==> flow/design.v <==
module module_alu (
    input [15:0] register_A,
    input [15:0] register_B,
	 input sendButton,
    input [2:0] opcode,
    output reg [15:0] result
);
    reg signed [15:0] operand_A;
    reg signed [15:0] operand_B;
    reg signed [31:0] result_c2;   
    parameter LOAD = 0, ADD = 1, ADDI = 2, SUB = 3, SUBI = 4, MUL = 5, CLEAR = 6, DISPLAY = 7;
    always @(*) begin
        result = 16'd0;
        operand_A = 16'd0;
        operand_B = 16'd0;
        result_c2 = 32'd0;
        if (opcode != LOAD && opcode != CLEAR && opcode != DISPLAY) begin
            operand_A = $signed(register_A);
            operand_B = $signed(register_B);
            case (opcode)
					 3'b001: result_c2 = operand_A + operand_B;   
					 3'b010: result_c2 = operand_A + operand_B;   
					 3'b011: result_c2 = operand_A - operand_B;   
					 3'b100: result_c2 = operand_A - operand_B;   
					 3'b101: result_c2 = operand_A * operand_B;   
					 default: result_c2 = result_c2;
				endcase
            if (result_c2 > 32767) begin
                result = 16'h7FFF;
            end else if (result_c2 < -32768) begin
                result = 16'h8000;
            end else begin
                result = result_c2[15:0];   
            end
        end
    end
endmodule
module memory (
    input wire clk,                 
    input wire reset,               
    input wire [3:0] read_reg1,     
    input wire [3:0] read_reg2,     
    input wire [3:0] write_reg,     
    input wire [15:0] write_data,   
    input wire reg_write_en,        
    output [15:0] read_data1,   
    output [15:0] read_data2    
);
    reg [15:0] registers [0:15];
    integer i;
	 assign read_data1 = registers[read_reg1];
	 assign read_data2 = registers[read_reg2];
    always @(posedge clk) begin
        if (reset) begin
            for (i = 0; i < 16; i = i + 1) begin
                registers[i] <= 16'b0;
            end
        end else if (reg_write_en) begin
            registers[write_reg] <= write_data;
        end
    end
endmodule
module lcd (
    input clk_50MHz,
    input reset_n,            
    input system_on,
    input display_enable,
    input [2:0] opcode_last,
    input [3:0] reg_number,
    input [15:0] reg_value,
    output reg [7:0] LCD_DATA,
    output reg LCD_RS,
    output reg LCD_EN,
    output LCD_RW,
    output wire LCD_ON
);
    assign LCD_RW = 1'b0;  
    assign LCD_ON = 1'b1;  
    localparam DELAY_15MS  = 750_000;     
    localparam DELAY_4_1MS = 205_000;     
    localparam DELAY_100US = 5_000;       
    localparam DELAY_40US  = 2_000;       
    localparam DELAY_2MS   = 100_000;     
    localparam [5:0]
        OFF = 0,
        POWER_ON = 1,
        WAIT_15MS = 2,
        FUNC_SET1 = 3,
        PULSE_EN = 4,
        WAIT_4_1MS = 5,
        FUNC_SET2 = 6,
        WAIT_100US1 = 7,
        FUNC_SET3 = 8,
        WAIT_100US2 = 9,
        FUNC_SET_FINAL = 10,
        WAIT_100US3 = 11,
        DISP_OFF = 12,
        WAIT_100US4 = 13,
        DISP_CLEAR = 14,
        WAIT_2MS = 15,
        ENTRY_MODE = 16,
        WAIT_100US5 = 17,
        DISP_ON = 18,
        IDLE = 20,
        SET_ADDR1 = 21,
        WAIT_ADDR1 = 22,
        WRITE_CHAR1 = 23,
        CHECK_LOOP1 = 24,
        SET_ADDR2 = 25,
        WAIT_ADDR2 = 26,
        WRITE_CHAR2 = 27,
        CHECK_LOOP2 = 28,
        CLEAR_SCREEN = 29;
    reg [5:0] state;
    reg [5:0] next_state_after_pulse;
    reg [19:0] delay_cnt;
    reg [4:0] char_index;
    reg [7:0] line1 [0:15];
    reg [7:0] line2 [0:15];
    reg write_pending;
    reg clear_pending;
    reg init_mode;
    reg lcd_ready;  
    wire signed [15:0] signed_value = reg_value;
    reg [15:0] abs_value;
    reg negative;
    reg [19:0] bcd;
    integer i, j;
    always @(*) begin
        negative = (signed_value < 0);
        if (signed_value == 16'sh8000)
            abs_value = 32768;
        else
            abs_value = negative ? -signed_value : signed_value;
        bcd = 0;
        for (i = 15; i >= 0; i = i - 1) begin
            if (bcd[3:0] >= 5) bcd[3:0] = bcd[3:0] + 3;
            if (bcd[7:4] >= 5) bcd[7:4] = bcd[7:4] + 3;
            if (bcd[11:8] >= 5) bcd[11:8] = bcd[11:8] + 3;
            if (bcd[15:12] >= 5) bcd[15:12] = bcd[15:12] + 3;
            if (bcd[19:16] >= 5) bcd[19:16] = bcd[19:16] + 3;
            bcd = {bcd[18:0], abs_value[i]};
        end
    end
    always @(posedge clk_50MHz) begin
        if (!reset_n) begin
            state <= OFF;
            LCD_EN <= 0;
            LCD_RS <= 0;
            LCD_DATA <= 0;
            write_pending <= 0;
            clear_pending <= 0;
            init_mode <= 0;
            lcd_ready <= 0;
            delay_cnt <= 0;
            char_index <= 0;
            for (j = 0; j < 16; j = j + 1) begin
                line1[j] <= " ";
                line2[j] <= " ";
            end
        end else begin
            if (!system_on) begin
                state <= OFF;
                LCD_EN <= 0;
                LCD_RS <= 0;
                LCD_DATA <= 0;
                lcd_ready <= 0;
                for (j = 0; j < 16; j = j + 1) begin
                    line1[j] <= " ";
                    line2[j] <= " ";
                end
            end else begin
                case (state)
                    OFF: begin
                        LCD_DATA <= 8'h00;
                        LCD_EN <= 0;
                        LCD_RS <= 0;
                        lcd_ready <= 0;
                        state <= POWER_ON;
                    end
                    POWER_ON: begin
                        init_mode <= 1;
                        delay_cnt <= 0;
                        state <= WAIT_15MS;
                    end
                    WAIT_15MS: begin
                        delay_cnt <= delay_cnt + 1;
                        if (delay_cnt >= DELAY_15MS) begin
                            delay_cnt <= 0;
                            state <= FUNC_SET1;
                        end
                    end
                    FUNC_SET1: begin
                        LCD_RS <= 0;
                        LCD_DATA <= 8'h30;
                        next_state_after_pulse <= WAIT_4_1MS;
                        state <= PULSE_EN;
                    end
                    WAIT_4_1MS: begin
                        delay_cnt <= delay_cnt + 1;
                        if (delay_cnt >= DELAY_4_1MS) begin
                            delay_cnt <= 0;
                            state <= FUNC_SET2;
                        end
                    end
                    FUNC_SET2: begin
                        LCD_RS <= 0;
                        LCD_DATA <= 8'h30;
                        next_state_after_pulse <= WAIT_100US1;
                        state <= PULSE_EN;
                    end
                    WAIT_100US1: begin
                        delay_cnt <= delay_cnt + 1;
                        if (delay_cnt >= DELAY_100US) begin
                            delay_cnt <= 0;
                            state <= FUNC_SET3;
                        end
                    end
                    FUNC_SET3: begin
                        LCD_RS <= 0;
                        LCD_DATA <= 8'h30;
                        next_state_after_pulse <= WAIT_100US2;
                        state <= PULSE_EN;
                    end
                    WAIT_100US2: begin
                        delay_cnt <= delay_cnt + 1;
                        if (delay_cnt >= DELAY_100US) begin
                            delay_cnt <= 0;
                            state <= FUNC_SET_FINAL;
                        end
                    end
                    FUNC_SET_FINAL: begin
                        LCD_RS <= 0;
                        LCD_DATA <= 8'h38;  
                        next_state_after_pulse <= WAIT_100US3;
                        state <= PULSE_EN;
                    end
                    WAIT_100US3: begin
                        delay_cnt <= delay_cnt + 1;
                        if (delay_cnt >= DELAY_100US) begin
                            delay_cnt <= 0;
                            state <= DISP_OFF;
                        end
                    end
                    DISP_OFF: begin
                        LCD_RS <= 0;
                        LCD_DATA <= 8'h08;
                        next_state_after_pulse <= WAIT_100US4;
                        state <= PULSE_EN;
                    end
                    WAIT_100US4: begin
                        delay_cnt <= delay_cnt + 1;
                        if (delay_cnt >= DELAY_100US) begin
                            delay_cnt <= 0;
                            state <= DISP_CLEAR;
                        end
                    end
                    DISP_CLEAR: begin
                        LCD_RS <= 0;
                        LCD_DATA <= 8'h01;  
                        next_state_after_pulse <= WAIT_2MS;
                        state <= PULSE_EN;
                    end
                    WAIT_2MS: begin
                        delay_cnt <= delay_cnt + 1;
                        if (delay_cnt >= DELAY_2MS) begin
                            delay_cnt <= 0;
                            if (init_mode)
                                state <= ENTRY_MODE;
                            else begin
                                state <= IDLE;
                                clear_pending <= 0;
                            end
                        end
                    end
                    ENTRY_MODE: begin
                        LCD_RS <= 0;
                        LCD_DATA <= 8'h06;  
                        next_state_after_pulse <= WAIT_100US5;
                        state <= PULSE_EN;
                    end
                    WAIT_100US5: begin
                        delay_cnt <= delay_cnt + 1;
                        if (delay_cnt >= DELAY_100US) begin
                            delay_cnt <= 0;
                            state <= DISP_ON;
                        end
                    end
                    DISP_ON: begin
                        LCD_RS <= 0;
                        LCD_DATA <= 8'h0C;  
                        next_state_after_pulse <= IDLE;
                        state <= PULSE_EN;
                    end
                    IDLE: begin
                        init_mode <= 0;
                        lcd_ready <= 1;   
                        LCD_EN <= 0;
                        if (display_enable && lcd_ready) begin
                            for (j = 0; j < 16; j = j + 1) begin
                                line1[j] <= " ";
                                line2[j] <= " ";
                            end
                            case (opcode_last)
                                3'b000: begin 
                                    line1[0] <= "L"; line1[1] <= "O"; line1[2] <= "A"; line1[3] <= "D"; 
                                end
                                3'b001: begin 
                                    line1[0] <= "A"; line1[1] <= "D"; line1[2] <= "D"; 
                                end
                                3'b010: begin 
                                    line1[0] <= "A"; line1[1] <= "D"; line1[2] <= "D"; line1[3] <= "I"; 
                                end
                                3'b011: begin 
                                    line1[0] <= "S"; line1[1] <= "U"; line1[2] <= "B"; 
                                end
                                3'b100: begin 
                                    line1[0] <= "S"; line1[1] <= "U"; line1[2] <= "B"; line1[3] <= "I"; 
                                end
                                3'b101: begin 
                                    line1[0] <= "M"; line1[1] <= "U"; line1[2] <= "L"; 
                                end
                                3'b110: begin
                                    line1[0] <= "C"; line1[1] <= "L"; line1[2] <= "E";
                                    line1[3] <= "A"; line1[4] <= "R";
                                end
                                3'b111: begin 
                                    line1[0] <= "D"; line1[1] <= "P"; line1[2] <= "L"; 
                                end
                                default: begin 
                                end
                            endcase
                            if (opcode_last == 3'b110) begin
                                clear_pending <= 0;
                            end else begin
                                line2[0] <= "[";
										  line2[1] <= 8'h30 + reg_number[3];
                                line2[2] <= 8'h30 + reg_number[2];
                                line2[3] <= 8'h30 + reg_number[1];
                                line2[4] <= 8'h30 + reg_number[0];
                                line2[5] <= "]";
                                line2[10] <= negative ? "-" : "+";
                                line2[11] <= (bcd[19:16] == 0) ? " " : 8'h30 + bcd[19:16];
                                line2[12] <= (bcd[15:12] == 0 && bcd[19:16] == 0) ? " " : 8'h30 + bcd[15:12];
                                line2[13] <= 8'h30 + bcd[11:8];
                                line2[14] <= 8'h30 + bcd[7:4];
                                line2[15] <= 8'h30 + bcd[3:0];
                                clear_pending <= 0;
                            end
                            write_pending <= 1;
                            lcd_ready <= 0;   
                            state <= IDLE;    
                        end else if (write_pending) begin
                            if (clear_pending) begin
                                state <= CLEAR_SCREEN;
                                write_pending <= 0;
                            end else begin
                                char_index <= 0;
                                state <= SET_ADDR1;
                            end
                        end
                    end
                    SET_ADDR1: begin
                        LCD_RS <= 0;
                        LCD_DATA <= 8'h80;   
                        next_state_after_pulse <= WAIT_ADDR1;
                        state <= PULSE_EN;
                    end
                    WAIT_ADDR1: begin
                        delay_cnt <= delay_cnt + 1;
                        if (delay_cnt >= DELAY_40US) begin
                            delay_cnt <= 0;
                            state <= WRITE_CHAR1;
                        end
                    end
                    WRITE_CHAR1: begin
                        LCD_RS <= 1;
                        LCD_DATA <= line1[char_index];
                        next_state_after_pulse <= CHECK_LOOP1;
                        state <= PULSE_EN;
                    end
                    CHECK_LOOP1: begin
                        delay_cnt <= delay_cnt + 1;
                        if (delay_cnt >= DELAY_40US) begin
                            delay_cnt <= 0;
                            if (char_index == 15) begin
                                char_index <= 0;
                                state <= SET_ADDR2;
                            end else begin
                                char_index <= char_index + 1;
                                state <= WRITE_CHAR1;
                            end
                        end
                    end
                    SET_ADDR2: begin
                        LCD_RS <= 0;
                        LCD_DATA <= 8'hC0;  
                        next_state_after_pulse <= WAIT_ADDR2;
                        state <= PULSE_EN;
                    end
                    WAIT_ADDR2: begin
                        delay_cnt <= delay_cnt + 1;
                        if (delay_cnt >= DELAY_40US) begin
                            delay_cnt <= 0;
                            state <= WRITE_CHAR2;
                        end
                    end
                    WRITE_CHAR2: begin
                        LCD_RS <= 1;
                        LCD_DATA <= line2[char_index];
                        next_state_after_pulse <= CHECK_LOOP2;
                        state <= PULSE_EN;
                    end
                    CHECK_LOOP2: begin
                        delay_cnt <= delay_cnt + 1;
                        if (delay_cnt >= DELAY_40US) begin
                            delay_cnt <= 0;
                            if (char_index == 15) begin
                                char_index <= 0;
                                write_pending <= 0;
                                state <= IDLE;
                            end else begin
                                char_index <= char_index + 1;
                                state <= WRITE_CHAR2;
                            end
                        end
                    end
                    CLEAR_SCREEN: begin
                        LCD_RS <= 0;
                        LCD_DATA <= 8'h01;
                        next_state_after_pulse <= WAIT_2MS;
                        state <= PULSE_EN;
                    end
                    PULSE_EN: begin
                        if (delay_cnt == 0) begin
                            LCD_EN <= 1;
                        end
                        delay_cnt <= delay_cnt + 1;
                        if (delay_cnt >= DELAY_40US) begin
                            LCD_EN <= 0;
                            delay_cnt <= 0;
                            state <= next_state_after_pulse;
                        end
                    end
                    default: begin
                        state <= OFF;
                    end
                endcase
            end
        end
    end
endmodule
module module_mini_cpu(
    input clk,               
    input rst,               
    input power,             
    input send,              
    input [17:0] switches,   
    output wire [7:0] data,  
    output wire rs,          
    output wire rw,          
    output wire en,          
    output wire lcd_on,      
    output wire lcd_blon     
);
    localparam OFF        = 3'd0;
    localparam IDLE       = 3'd1;
    localparam FETCH      = 3'd2;
    localparam DECODE     = 3'd3;
    localparam EXECUTE    = 3'd4;
    localparam UPDATE_LCD = 3'd5;
    reg [2:0] state;
    reg system_on;
    reg prev_power;
    reg prev_send;
    reg [2:0] opcode;
    reg [3:0] dest_reg;
    reg [3:0] src1_reg;
    reg [3:0] src2_reg;
    reg [15:0] immediate;
    reg use_immediate;
    reg is_load;
    wire [15:0] mem_read_data1;
    wire [15:0] mem_read_data2;
    reg [3:0] mem_read_addr1;
    reg [3:0] mem_read_addr2;
    reg [3:0] mem_write_addr;
    reg [15:0] mem_write_data;
    reg mem_write_en;
    reg mem_reset;
    wire [15:0] alu_result;
    wire [15:0] alu_in_A;
    wire [15:0] alu_in_B;
    assign alu_in_A = mem_read_data1;
    assign alu_in_B = (use_immediate) ? immediate : mem_read_data2;
    reg lcd_update_en;
    wire [15:0] lcd_reg_value;
    memory mem_inst (
        .clk(clk),
        .reset(mem_reset),
        .read_reg1(mem_read_addr1),
        .read_reg2(mem_read_addr2),
        .write_reg(mem_write_addr),
        .write_data(mem_write_data),
        .reg_write_en(mem_write_en),
        .read_data1(mem_read_data1),
        .read_data2(mem_read_data2)
    );
    module_alu alu_inst (
        .register_A(alu_in_A),
        .register_B(alu_in_B),
		  .sendButton(send),
        .opcode(opcode),
        .result(alu_result)
    );
    lcd lcd_inst (
        .clk_50MHz(clk),
        .reset_n(system_on & ~rst),     
        .system_on(system_on),
        .display_enable(lcd_update_en),
        .opcode_last(opcode),
        .reg_number(src1_reg),  
        .reg_value(lcd_reg_value),
        .LCD_DATA(data),
        .LCD_RS(rs),
        .LCD_EN(en),
        .LCD_RW(rw),
        .LCD_ON(lcd_on) 
    );
    assign lcd_reg_value = (opcode == 3'b111) ? mem_read_data1 : mem_write_data;
    assign lcd_blon = 1'b0;
    always @(posedge clk) begin
      if (rst) begin
        state <= OFF;
        system_on <= 0;
        prev_power <= 1;
        prev_send <= 1;
        mem_read_addr1 <= 0;
        mem_read_addr2 <= 0;
        mem_write_addr <= 0;
        mem_write_data <= 0;
        mem_write_en <= 0;
        mem_reset <= 0;
        lcd_update_en <= 0;
      end else begin
        prev_power <= power;
        prev_send <= send;
        if (power && !prev_power) begin
            system_on <= ~system_on;
            if (system_on) begin
                state <= OFF;
                mem_reset <= 1;
            end else begin      
                state <= IDLE;
                mem_reset <= 1;  
            end
        end
        if (system_on) begin
            if (mem_reset) begin
                mem_reset <= 0;
            end
            case (state)
                OFF: begin
                    mem_write_en <= 0;
                    lcd_update_en <= 0;
                end
                IDLE: begin
                    mem_write_en <= 0;
                    lcd_update_en <= 0;
                    if (send && !prev_send) begin
                        state <= FETCH;
                    end
                end
                FETCH: begin
                    state <= DECODE;
                end
                DECODE: begin
                    if (switches[17:15] == 3'b010 || switches[17:15] == 3'b100 || switches[17:15] == 3'b101) begin 
                        opcode <= switches[17:15];
                        dest_reg <= switches[14:11];
                        src1_reg <= switches[10:7];
                        immediate <= switches[6] ? -{10'd0, switches[5:0]} : {10'd0, switches[5:0]};
                        use_immediate <= 1;
                        is_load <= 0;
                        mem_read_addr1 <= switches[10:7];
                        mem_read_addr2 <= 4'b0;  
                    end
                    else if (switches[17:15] == 3'b001 || switches[17:15] == 3'b011) begin 
                        opcode <= switches[17:15];
                        dest_reg <= switches[14:11];
                        src1_reg <= switches[10:7];
                        src2_reg <= switches[6:3];
                        use_immediate <= 0;
                        is_load <= 0;
                        mem_read_addr1 <= switches[10:7];
                        mem_read_addr2 <= switches[6:3];
                    end
                    else if (switches[17:15] == 3'b000) begin 
                        opcode <= 3'b000;
                        dest_reg <= switches[14:11];
                        immediate <= switches[10] ? -{10'd0, switches[9:4]} : {10'd0, switches[9:4]};
                        use_immediate <= 1;
                        is_load <= 1;
                    end
                    else begin 
                        if (switches[17:15] == 3'b111) begin  
                            opcode <= 3'b111;
                            src1_reg <= switches[14:11];  
                            mem_read_addr1 <= switches[14:11];  
                            use_immediate <= 0;
                            is_load <= 0;
                        end else begin  
                            opcode <= 3'b110;
                            mem_reset <= 1;
                            use_immediate <= 0;
                            is_load <= 0;
                        end
                    end
                    state <= EXECUTE;
                end
                EXECUTE: begin
                    if (opcode == 3'b110) begin
                        mem_reset <= 0;
                    end
                    if (opcode != 3'b111 && opcode != 3'b110) begin
                        mem_write_en <= 1;
                        mem_write_addr <= dest_reg;
                        if (is_load) mem_write_data <= immediate;
                        else mem_write_data <= alu_result;
                    end
                    state <= UPDATE_LCD;
                end
                UPDATE_LCD: begin
                    mem_write_en <= 0;
                    if (opcode != 3'b111) src1_reg <= dest_reg;
                    lcd_update_en <= 1;
                    state <= IDLE;
                end
                default: state <= IDLE;
            endcase
        end
      end
    end
endmodule
## From RTL to reports: module_mini_cpu

The steps from the RTL of module_mini_cpu to its reports follow in flow order.
Line numbers count from 1 in the design file above.
Library cell names are shortened.
The mark -- stands for no value.

- Top: module_mini_cpu
- Clock port: clk
- Standard-cell library: sky130hd
- Corner: tt_025C_1v80

## After elaboration

Counts by Yosys on the flattened word-level netlist (proc, flatten, opt, wreduce). Print and check cells are left out.
Yosys's memory passes give these memory sizes; they may raise the number of words (mostly to a power of two), join words into wider ones and drop unused or constant bits.

- Register bits: 253
- Bits in writable memories: 256
- Memory cells: 1
- Output and inout port bits: 13
- Elaborated cells: 570

Memory list:

| memory | words | bits a word | line | text |
|---|---|---|---|---|
| mem_inst.registers | 16 | 16 | 49 | `reg [15:0] registers [0:15];` |

- $add $sub $neg: 81
- Multiply operators: 1
- Order comparisons: 73
- Equal/unequal tests: 93
- Mux-type cells: 198
- Bitwise gates (word level): 3
- Reduce/logical cells: 75

Operator list:

| cell | number |
|---|---|
| multiplier 16 x 16 -> 32 bit | 1 |
| two-way mux 4 bit | 73 |
| >= comparator 4 x 3 -> 1 bit (second input constant) | 60 |
| two-way mux 16 bit | 15 |
| adder 4 x 2 -> 4 bit (second input constant) | 50 |
| parallel mux 20 bit (select 6 bit) | 1 |
| parallel mux 8 bit (select 13 bit) | 1 |
| parallel mux 6 bit (select 17 bit) | 1 |
| two-way mux 20 bit | 5 |
| parallel mux 32 bit (select 3 bit) | 1 |
| two-way mux 8 bit | 12 |
| parallel mux 8 bit (select 6 bit) | 2 |
| two-way mux 6 bit | 15 |
| parallel mux 8 bit (select 11 bit) | 1 |
| parallel mux 8 bit (select 5 bit) | 2 |
| equality test 6 x 5 -> 1 bit (second input constant) | 13 |
| parallel mux 6 bit (select 12 bit) | 1 |
| two-way mux 3 bit | 19 |
| equality test 6 x 4 -> 1 bit (second input constant) | 8 |
| != test 2 x 1 -> 1 bit (second input constant) | 18 |
| adder 6 x 4 -> 7 bit (first input constant) | 5 |
| > comparator 32 x 16 -> 1 bit (second input constant) | 1 |
| < comparator 32 x 16 -> 1 bit (second input constant) | 1 |
| equality test 4 bit (second input constant) | 8 |
| negation 6 -> 16 bit | 2 |
| two-way mux 32 bit | 1 |
| adder 3 x 2 -> 3 bit (second input constant) | 10 |
| adder 6 x 1 -> 7 bit (first input constant) | 4 |

Other operator kinds: 63; their cells: 193.

## Logic depth

Depth = most cells in a row (Yosys ltp): at word level without a register or memory, in the mapped netlist without a sequential cell, where the memories' decode and read muxes count.

- Word-level depth: 39
- ABC_AREA: 0
- Mapped depth: 86
- Depth with buffers taken out: 82

## Synthesis result

The flow's flattened synthesis, as Yosys stat reports it; memories are mapped. The netlist is that of the ABC_AREA named above (0 if unset); the other value can give another one.

Cell types:

| cell | number |
|---|---|
| edfxtp_1 | 285 |
| fa_1 | 264 |
| dfxtp_1 | 144 |
| mux4_2 | 123 |
| ha_1 | 166 |
| and2_1 | 290 |
| nand2_1 | 390 |
| nor2_1 | 387 |
| inv_1 | 375 |
| a21oi_1 | 213 |
| mux2i_1 | 87 |
| o21ai_0 | 146 |
| clkbuf_1 | 172 |
| mux2_2 | 53 |
| xnor2_1 | 58 |
| nand3_1 | 80 |
| nand2b_1 | 43 |
| nor3_1 | 49 |

Other cell types: 86; their cells: 768.

- Standard cells after synthesis: 4093
- Synthesis area: 38824.7 µm²
- Sequential part of the area: 11441.0 µm²
- Flip-flops: 429
- Buffers: 224

The figures by module come from a second, unflattened synthesis with its own total; it is not the netlist above.

- Cells (unflattened synthesis): 4225
- Area (unflattened synthesis): 40264.9 µm²

Rows give one instance, submodules left out.

By module:

| module | times used | cells | area (µm²) |
|---|---|---|---|
| memory | 1 | 859 | 13414.1 |
| module_alu | 1 | 1501 | 12439.4 |
| lcd | 1 | 1525 | 11004.3 |
| module_mini_cpu | 1 | 340 | 3407.0 |

## Worst setup path after synthesis

Path of least setup slack by OpenSTA after synthesis, without wires, with an ideal clock, recovery checks aside; 20% of the period is set as input and as output delay. Where synthesis merged equal registers, the netlist keeps one of their names.

- Kind: flip-flop to flip-flop
- Start: register (no name shown)
- End: register lcd_inst.line2[15][2]
- Clock period: 20.0 ns
- Setup time: 0.117 ns
- Arrival time: 14.908 ns
- Slack: 4.975 ns
- Delay of the path: 15.025 ns
- Stages: 83
- Path buffers: 4
- Period reached after synthesis: 15.025 ns

"delay of the path" is the arrival time less input delay plus setup time.
"stages" counts driving pins, that of a launching flip-flop among them; a cell with two outputs on the path counts twice.
"period reached after synthesis" is the clock period less the worst setup slack; recovery checks do not enter. This is arithmetic on one report: input and output delays are still those of the set period (20% each).
At most two assigning lines are given for a register; there are more.

- Cell sequence: dfxtp_1 buf_2 buf_2 buf_1 mux4_2 mux2_2 o21ai_1 nor2_1 a21oi_1 ha_1 inv_1 a311oi_1 nor4b_2 a22oi_1 a211oi_4 ha_1 inv_1 ha_1 [47 not listed] nor3_1 a211o_1 a2bb2oi_1 clkbuf_1 nand2b_1 a21oi_1 xnor2_1 ha_1 nand2b_1 nand2_1 a21oi_1 nor3_1 xnor2_1 ha_1 nand2b_1 a21boi_0 mux2i_1 a22o_1

Ends and longest elaborated chain, after synthesis:

| what | line | text |
|---|---|---|
| to (assign) | 159 | `line2[j] <= " ";` |
| to (assign) | 170 | `line2[j] <= " ";` |
| to (decl) | 119 | `reg [7:0] line2 [0:15];` |

Chain of elaborated cells between the ends: none given.

## Timing after layout

From the final timing report of flow run 1: the path of least setup slack in the routed layout; clock arrival at registers is part of the times.

- Kind: flip-flop to flip-flop
- Start: register (no name shown)
- End: register lcd_inst.line2[15][2]
- Clock period: 20.0 ns
- Setup time: 0.05 ns
- Arrival time: 19.06 ns
- Slack: 1.48 ns
- Stages: 84
- Path buffers: 5

At most two assigning lines are given for a register; there are more.

- Cell sequence: dfxtp_1 buf_2 buf_2 buf_2 buf_2 mux2_2 o21ai_2 nor2_1 a21oi_1 ha_1 inv_1 a311oi_1 nor4b_4 a31oi_1 xnor2_2 inv_1 ha_1 inv_1 [48 not listed] nor3_1 a211o_1 a2bb2oi_1 clkbuf_1 nand2b_1 a21oi_1 xnor2_1 ha_1 nand2b_1 nand2_1 a21oi_1 nor3_1 xnor2_1 ha_1 nand2b_1 a21boi_0 mux2i_1 a22o_1

Ends and longest elaborated chain, post-layout:

| what | line | text |
|---|---|---|
| to (assign) | 159 | `line2[j] <= " ";` |
| to (assign) | 170 | `line2[j] <= " ";` |
| to (decl) | 119 | `reg [7:0] line2 [0:15];` |

Chain of elaborated cells between the ends: none given.

Ticket comment

module_mini_cpu through Yosys and OpenROAD on sky130hd: 3 stored runs, unordered, with their settings and measured results. The constraints put input and output delay at 20% of the set period each and load the outputs with 0.01 pF.
"clock period achieved" = clock period - worst setup slack. The figure is calculated, with input and output delays left at 20% of the set period.
By "critical setup path time" is meant the share of the clock period that the worst setup path is allowed (20% is reserved at inputs, 20% at outputs), minus its slack. Clock arrival times at its registers enter into it.
"overall power" rests on the timing tool's default activity at the inputs, not on a simulated workload.
Among the settings, . means not set for that run.
Among the results, . means that no value is shown for the run.

| name | flow run 1 | flow run 2 | flow run 3 |
|---|---|---|---|
| CTS_CLUSTER_SIZE | 60 | 84 | 67 |
| GPL_TIMING_DRIVEN | 0 | 1 | . |
| MAX_ROUTING_LAYER | met4 | met4 | met4 |
| period_ns | 20.0 | 20.0 | 24.2 |
| CAP_MARGIN | 20 | 20 | 0 |
| CORE_MARGIN | 2 | 2 | 8 |
| CORE_UTILIZATION | 40 | 40 | 70 |
| SLEW_MARGIN | 20 | 35 | 20 |
| ABC_AREA | . | 1 | . |
| CTS_CLUSTER_DIAMETER | . | 128 | . |
| PLACE_DENSITY_LB_ADDON | . | 0.16 | 0.17 |
| SETUP_SLACK_MARGIN | . | 0.83 | 4.22 |
| CELL_PAD_IN_SITES_DETAIL_PLACEMENT | . | . | 0 |
| CELL_PAD_IN_SITES_GLOBAL_PLACEMENT | . | . | 1 |
| CORE_ASPECT_RATIO | . | . | 0.51 |
| GPL_ROUTABILITY_DRIVEN | . | . | 1 |
| TNS_END_PERCENT | . | . | 80 |
| chip area in the Yosys report (µm²) | 38824.7 | 37837.5 | . |
| full die area (µm²) | 99568.6 | 97069.6 | . |
| standard-cell area of the final layout (µm²) | 42393.2 | 39814.4 | . |
| utilization after routing (%) | 44.0 | 42.6 | . |
| worst setup slack after layout (ns) | 1.484 | 6.514 | . |
| post-route setup TNS (ns) | 0.000 | 0.000 | . |
| lowest hold slack (ns) | 0.451 | 0.466 | . |
| overall power (W) | 0.003209 | 0.002882 | . |
| clock period achieved (ns) | 18.516 | 13.486 | . |
| critical setup path time (ns) | 18.52 | 13.49 | . |
| critical path kind | flip-flop to flip-flop | flip-flop to flip-flop | . |

Flow run 3: not finished: placement ended with error FLW-0024
